==> flow/design.v <==
`timescale 1us / 1ps
module ARTAU(
    input radar_echo,
    input scan_for_target,
    input [31:0] jet_speed,
    input [31:0] max_safe_distance,
    input RST,
    input CLK,
    output reg radar_pulse_trigger,
    output reg [31:0] distance_to_target,
    output reg threat_detected,
    output reg [1:0] ARTAU_state
);
reg [31:0] distance1;   
reg [31:0] distance2;   
reg [11:0] elapsed_time;   
reg have_prev;          
parameter c0 = 300000000;   
parameter radar_pulse_duration = 300;   
parameter max_listen_time = 2000;   
parameter assess_timeout = 3000;   
wire [40:0] echo_product = c0 * elapsed_time;
wire [40:0] echo_distance = echo_product / 2000;
wire [11:0] elapsed_ms = elapsed_time / 1000;
wire [44:0] predicted_distance = distance2 + jet_speed * elapsed_ms;
always @(posedge CLK or posedge RST) begin
    if (RST) begin
        ARTAU_state <= 2'b00;   
        radar_pulse_trigger <= 0;
        distance_to_target <= 0;
        threat_detected <= 0;
        distance1 <= 0;
        elapsed_time <= 0;
        have_prev <= 0;
    end else begin
        case (ARTAU_state)
            2'b00:   
                if (scan_for_target) begin
                    radar_pulse_trigger <= 1;
                    ARTAU_state <= 2'b01;   
                end
            2'b01:   
                if (elapsed_time < radar_pulse_duration) begin
                    radar_pulse_trigger <= 1;
                    elapsed_time <= elapsed_time + 100;   
                end else begin
                    radar_pulse_trigger <= 0;
                    elapsed_time <= 0;
                    ARTAU_state <= 2'b10;   
                end
            2'b10:   
                if (elapsed_time < max_listen_time) begin
                    if (radar_echo) begin
                        distance1 <= distance2;
                        distance2 <= echo_distance[31:0];
                        elapsed_time <= 0;
                        if (have_prev) begin
                            ARTAU_state <= 2'b11;   
                        end else begin
                            have_prev <= 1;
                            radar_pulse_trigger <= 1;
                            ARTAU_state <= 2'b01;   
                        end
                    end else begin
                        elapsed_time <= elapsed_time + 100;
                    end
                end else begin
                    ARTAU_state <= 2'b00;
                    radar_pulse_trigger <= 0;
                    distance_to_target <= 0;
                    threat_detected <= 0;
                    elapsed_time <= 0;
                    have_prev <= 0;
                end
            2'b11:   
                if (elapsed_time < assess_timeout) begin
                    distance_to_target <= distance2;
                    threat_detected <= (predicted_distance < distance1) && distance2 < max_safe_distance;
                    if (scan_for_target) begin
                        radar_pulse_trigger <= 1;
                        elapsed_time <= 0;
                        ARTAU_state <= 2'b01;   
                    end else begin
                        elapsed_time <= elapsed_time + 100;
                    end
                end else begin
                    ARTAU_state <= 2'b00;
                    radar_pulse_trigger <= 0;
                    distance_to_target <= 0;
                    threat_detected <= 0;
                    elapsed_time <= 0;
                    have_prev <= 0;
                end
        endcase
    end
end
endmodule
module ECSU(
    input CLK,
    input RST,
    input thunderstorm,
    input [5:0] wind,
    input [1:0] visibility,
    input signed [7:0] temperature,
    output reg severe_weather,
    output reg emergency_landing_alert,
    output reg [1:0] ECSU_state
);
    parameter ALL_CLEAR = 2'b00;
    parameter CAUTION = 2'b01;
    parameter HIGH_ALERT = 2'b10;
    parameter EMERGENCY = 2'b11;
    reg [1:0] current_state, next_state;
    always @(posedge CLK or posedge RST) begin
        if (RST) begin
            current_state <= ALL_CLEAR;
        end else begin
            current_state <= next_state;
        end
    end
    always @(*) begin
        severe_weather = (current_state == HIGH_ALERT) || (current_state == EMERGENCY);
        emergency_landing_alert = (current_state == EMERGENCY);
        ECSU_state = current_state;
    end
    always @(*) begin
        next_state = current_state;
        case (current_state)
            ALL_CLEAR: begin
                if (wind >= 11 && wind <= 15)  
                    next_state = CAUTION;
                else if (visibility == 2'b01)  
                    next_state = CAUTION;
                else if (thunderstorm || wind > 15 || temperature > 35 || temperature < -35 || visibility == 2'b11) begin
                    next_state = HIGH_ALERT;
                end
            end
            CAUTION: begin
                if (wind <= 10 && visibility == 2'b00)  
                    next_state = ALL_CLEAR;
                else if (thunderstorm || wind > 15 || temperature > 35 || temperature < -35 || visibility == 2'b11) begin
                    next_state = HIGH_ALERT;
                end
            end
            HIGH_ALERT: begin
                if (temperature < -40 || temperature > 40 || wind > 20) begin
                    next_state = EMERGENCY;
                end else if (!thunderstorm && wind <= 10 && temperature >= -35 && temperature <= 35 && visibility != 2'b11) begin
                    next_state = CAUTION;
                end
            end
            EMERGENCY: begin
            end
        endcase
    end
endmodule
`timescale 1us / 1ps
module ICMS(
    input CLK,
    input RST,
    input radar_echo,
    input scan_for_target,
    input [31:0] jet_speed,
    input [31:0] max_safe_distance,
    input [5:0] wind,
    input thunderstorm,
    input [1:0] visibility,
    input signed [7:0] temperature,
    output radar_pulse_trigger,
    output [31:0] distance_to_target,
    output safe_to_engage,
    output threat_detected,
    output emergency_landing_alert,
    output [1:0] ECSU_state,  
    output [1:0] ARTAU_state
);
   wire severe_weather;
   ARTAU artau_inst (
       .radar_echo(radar_echo),
       .scan_for_target(scan_for_target),
       .jet_speed(jet_speed),
       .max_safe_distance(max_safe_distance),
       .RST(RST),
       .CLK(CLK),
       .radar_pulse_trigger(radar_pulse_trigger),
       .distance_to_target(distance_to_target),
       .threat_detected(threat_detected),
       .ARTAU_state(ARTAU_state)
   );
   ECSU ecsu_inst (
       .CLK(CLK),
       .RST(RST),
       .thunderstorm(thunderstorm),
       .wind(wind),
       .visibility(visibility),
       .temperature(temperature),
       .severe_weather(severe_weather),
       .emergency_landing_alert(emergency_landing_alert),
       .ECSU_state(ECSU_state)
   );
   assign safe_to_engage = (threat_detected) && (!severe_weather);
endmodule
## Reports on ICMS

What the tools print for ICMS, step after step.
Line numbers count from 1 in the design file above.
Cell names lack the library's common part.
The mark - stands for no value.

| design | value |
|---|---|
| top module | ICMS |
| clock port | CLK |
| standard-cell library | sky130hd |
| timing corner | tt_025C_1v80 |

## Word-level counts

Counts by Yosys on the flattened word-level netlist (proc, flatten, opt, wreduce; memories kept). Register bits leave out memories and registers merged into their read ports (data or address). Print and check cells are left out. Cells with the same type and inputs are merged into one.

| bit counts | value |
|---|---|
| flip-flop bits (word level) | 115 |
| output and inout bits | 40 |
| input port bits | 85 |

| operators by class | value |
|---|---|
| bitwise operators | 2 |
| multiplexer cells | 37 |
| div/mod/pow operators | 2 |
| reduce/logical cells | 30 |
| multiply operators | 2 |
| add/subtract/negate cells | 2 |
| $lt $le $gt $ge | 16 |
| eq/ne operators | 15 |

Operators with widths:

| operator | number |
|---|---|
| multiplier 32 x 12 -> 44 bit | 1 |
| divider 41 x 11 -> 41 bit (second input constant) | 1 |
| multiplier 21 x 12 -> 33 bit (first input constant) | 1 |
| divider 12 x 10 -> 32 bit (second input constant) | 1 |
| parallel mux 32 bit (select 2 bit) | 1 |
| two-way mux 32 bit | 2 |
| two-way mux 12 bit | 5 |
| adder 32 x 45 -> 45 bit | 1 |
| less-than comparator 45 x 32 -> 1 bit | 1 |
| parallel mux 12 bit (select 3 bit) | 1 |
| less-than comparator 32 bit | 1 |
| two-way mux 2 bit | 12 |
| > comparator 8 x 7 -> 1 bit (second input constant) | 2 |
| less-than comparator 8 x 7 -> 1 bit (second input constant) | 2 |
| less-than comparator 12 x 11 -> 1 bit (second input constant) | 1 |
| less-than comparator 12 bit (second input constant) | 1 |
| adder 12 x 7 -> 12 bit (second input constant) | 1 |
| less-than comparator 12 x 9 -> 1 bit (second input constant) | 1 |
| AND reduction 3 bit | 4 |
| <= comparator 6 x 4 -> 1 bit (second input constant) | 2 |
| two-way mux 1 bit | 11 |
| equality test 2 bit (second input constant) | 5 |
| logical AND 1 bit | 8 |
| != test 2 bit (second input constant) | 4 |
| >= comparator 8 x 7 -> 1 bit (second input constant) | 1 |
| <= comparator 8 x 7 -> 1 bit (second input constant) | 1 |
| parallel mux 2 bit (select 4 bit) | 1 |
| logical OR 1 bit | 7 |

Not listed: further kinds 17, cells in them 26.

## Depth

Longest topological path by Yosys (ltp), each cell counted once; first at word level (registers and memories cut), then after technology mapping (sequential cells cut; the memories' decode and read muxes count).

| depth | value |
|---|---|
| word-level depth | 9 |
| ABC_AREA | 1 |
| depth in mapped cells | 212 |
| mapped depth without buffers | 209 |

## After synthesis

Source: synth_stat.txt of the flow (Yosys; design flattened, memories mapped). It holds for the ABC_AREA given above (unset counts as 0); a run with the other value may have another netlist.
The area totals of this step are shown rounded.

| mapped netlist | value |
|---|---|
| mapped cells | 3448 |
| flip-flops | 110 |
| buffer cells | 38 |
| sequential area | 2910 µm² |
| mapped area | 23700 µm² |

Cells by type:

| type | number |
|---|---|
| ha_1 | 313 |
| nand2_1 | 760 |
| inv_1 | 584 |
| dfrtp_1 | 79 |
| fa_1 | 77 |
| nand3_1 | 252 |
| nand2_2 | 186 |
| edfxtp_1 | 31 |
| xor2_1 | 106 |
| nand2_4 | 69 |
| o21ai_0 | 152 |
| a21oi_1 | 144 |
| nor2_1 | 178 |
| nand3_2 | 52 |
| nor2_4 | 29 |
| nand3_4 | 17 |
| inv_2 | 62 |
| nand4_1 | 37 |

Other cell types: 59; their cells: 320.

## Path before layout

Path of least setup slack by OpenSTA after synthesis, without wires, with an ideal clock, recovery checks aside; 20% of the period is set as input and as output delay. Where synthesis merged equal registers, the netlist keeps one of their names.

| timing post-synthesis | value |
|---|---|
| path kind | reg2reg |
| from | reg artau_inst.elapsed_time[3] |
| to | reg artau_inst.distance2[0] |
| stages | 176 |
| path slack | 9863 ps |
| path delay | 20137 ps |
| setup time | 264 ps |
| arrival | 19873 ps |
| clock period | 30000 ps |
| buffers on the path | 5 |
| period reached after synthesis | 20137 ps |

"path delay" is the arrival time less input delay plus setup time.
"stages": output pins that drive a net of the path, with the launching flip-flop's if there is one; two outputs of one cell count as two.
"period reached after synthesis" is the clock period less the worst setup slack; recovery checks do not enter. This is arithmetic on one report: input and output delays are still those of the set period (20% each).
The rows between start and end are the longest chain of elaborated cells between them; the timing report does not say that the signal goes this way. Where chains are equally long, one stands for them.
A line is the first line of the expression or statement that the cell stems from. Yosys adds cells for indexed reads and writes and turns some case tables into memories.
A register here has more assigning lines than the two given.
Ways into the end's enable are left out, as the timed path ends at the data pin.

| on the way, post-synthesis | value |
|---|---|
| cell sequence | dfrtp_1 -> fa_1 -> ha_1 -> fa_1 -> inv_1 -> fa_1 -> fa_1 -> inv_1 -> ha_1 -> nand2_1 -> nor2_1 -> nand2_1 -> nor2_1 -> nand2_1 -> nand4_1 -> nand2_1 -> nor2_2 -> nand3_2 -> [140 not listed] -> nand3_2 -> nor2_4 -> nand2_4 -> nand2_4 -> buf_12 -> ha_1 -> nor3_2 -> nand3_1 -> nand2_1 -> inv_1 -> nand3_4 -> nand2_1 -> nor2_1 -> nand3_2 -> nand2_1 -> nand2_1 -> nor2_1 -> nand4_1 |
| length of the longest elaborated chain | 2 |
| elaborated cells between the ends (all ways) | 2 |
| those cells by class | mul (1); div (1) |

Ends and longest elaborated chain, post-synthesis:

| item | line | source |
|---|---|---|
| start: declaration | 16 | `reg [11:0] elapsed_time;` |
| start: assignment | 45 | `elapsed_time <= elapsed_time + 100;` |
| start: assignment | 65 | `elapsed_time <= elapsed_time + 100;` |
| multiplier 21 x 12 -> 33 bit | 22 |  |
| divider 41 x 11 -> 41 bit | 23 |  |
| end: assignment | 55 | `distance2 <= echo_distance[31:0];` |
| end: declaration | 15 | `reg [31:0] distance2;` |

## Worst path after layout

From the final timing report of flow run B: the path of least setup slack in the routed layout; clock arrival at registers is part of the times.
The report prints the path's times to 10 ps; the period is as set.

| timing after layout | value |
|---|---|
| path kind | reg2reg |
| from | reg artau_inst.elapsed_time[11] |
| to | reg artau_inst.distance2[0] |
| arrival | 24010 ps |
| path slack | 2950 ps |
| stages | 167 |
| buffers on the path | 0 |
| setup time | 240 ps |
| clock period | 26800 ps |

The rows between start and end are the longest chain of elaborated cells between them; the timing report does not say that the signal goes this way. Where chains are equally long, one stands for them.
A register here has more assigning lines than the two given.
Ways into the end's enable are left out, as the timed path ends at the data pin.

| on the way, after layout | value |
|---|---|
| cell sequence | dfrtp_1 -> fa_1 -> xor2_1 -> ha_1 -> a21oi_1 -> fa_1 -> fa_1 -> inv_1 -> ha_1 -> ha_1 -> nand2_1 -> nor2_2 -> inv_1 -> nor2_1 -> nand3_1 -> nand4_1 -> nand2_2 -> nand2_2 -> [131 not listed] -> ha_1 -> nand3_2 -> nor2_4 -> nand2_4 -> nand2_4 -> ha_1 -> nor3_2 -> nand3_1 -> nand2_1 -> inv_1 -> nand3_4 -> nand2_1 -> nor2_1 -> nand3_2 -> nand2_1 -> nand2_1 -> nor2_1 -> nand4_1 |
| length of the longest elaborated chain | 2 |
| elaborated cells between the ends (all ways) | 2 |
| those cells by class | mul (1); div (1) |

Ends and longest elaborated chain, after layout:

| item | line | source |
|---|---|---|
| start: declaration | 16 | `reg [11:0] elapsed_time;` |
| start: assignment | 45 | `elapsed_time <= elapsed_time + 100;` |
| start: assignment | 65 | `elapsed_time <= elapsed_time + 100;` |
| multiplier 21 x 12 -> 33 bit | 22 |  |
| divider 41 x 11 -> 41 bit | 23 |  |
| end: assignment | 55 | `distance2 <= echo_distance[31:0];` |
| end: declaration | 15 | `reg [31:0] distance2;` |

FLOW RESULTS
============

Record of 3 stored runs of the RTL-to-layout flow on ICMS, platform sky130hd. The runs are unordered. Constraints: input delay and output delay 20% of the set period each, output load 0.01 pF.
"achieved clock period": clock period set for the run, less the worst setup slack. It is reckoned from that one timing run; input and output delays stay at 20% of the period that was set.
"worst setup path time" means the part of the period allowed to the worst setup path (the constraints hold back 20% at inputs and 20% at outputs) less its slack; where the path has registers, the arrival times of their clocks count too.
"worst setup path time" is known to 10 ps.
The measured numbers are rounded.
Among the settings, . means not set for that run.
A result given as . is not shown for that run.

| item | flow run A | flow run B | flow run C |
|---|---|---|---|
| CELL_PAD_IN_SITES_DETAIL_PLACEMENT | 1 | . | 1 |
| CORE_UTILIZATION | 66 | 40 | 63 |
| CTS_CLUSTER_SIZE | 29 | 68 | . |
| PLACE_DENSITY_LB_ADDON | 0.19 | . | 0.04 |
| SETUP_SLACK_MARGIN | 3.14 | . | . |
| SLEW_MARGIN | 5 | 20 | 20 |
| period_ns | 36.0 | 26.8 | 18.0 |
| CAP_MARGIN | 20 | 30 | 15 |
| CORE_MARGIN | 2 | 2 | 2 |
| ABC_AREA | . | 1 | . |
| CELL_PAD_IN_SITES_GLOBAL_PLACEMENT | . | 2 | . |
| CORE_ASPECT_RATIO | . | 1.06 | . |
| TNS_END_PERCENT | . | 25 | . |
| HOLD_SLACK_MARGIN | . | . | 0.23 |
| MIN_ROUTING_LAYER | . | . | met2 |
| post-route worst hold slack (ps) | . | 494 | . |
| total die area (µm²) | . | 61200 | . |
| standard-cell area of the final layout (µm²) | . | 26100 | . |
| worst setup slack after layout (ps) | . | 2950 | . |
| worst setup path time (ps) | . | 23850 | . |
| worst path kind | . | reg2reg | . |
| chip area in the Yosys report (µm²) | . | 23700 | . |
| setup TNS (ps) | . | 0 | . |
| achieved clock period (ps) | . | 23850 | . |
| post-route utilization | . | 0.447 | . |

Flow run A: not finished: placement ended with error DPL-0033
Flow run C: not finished: placement ended with error DPL-0033
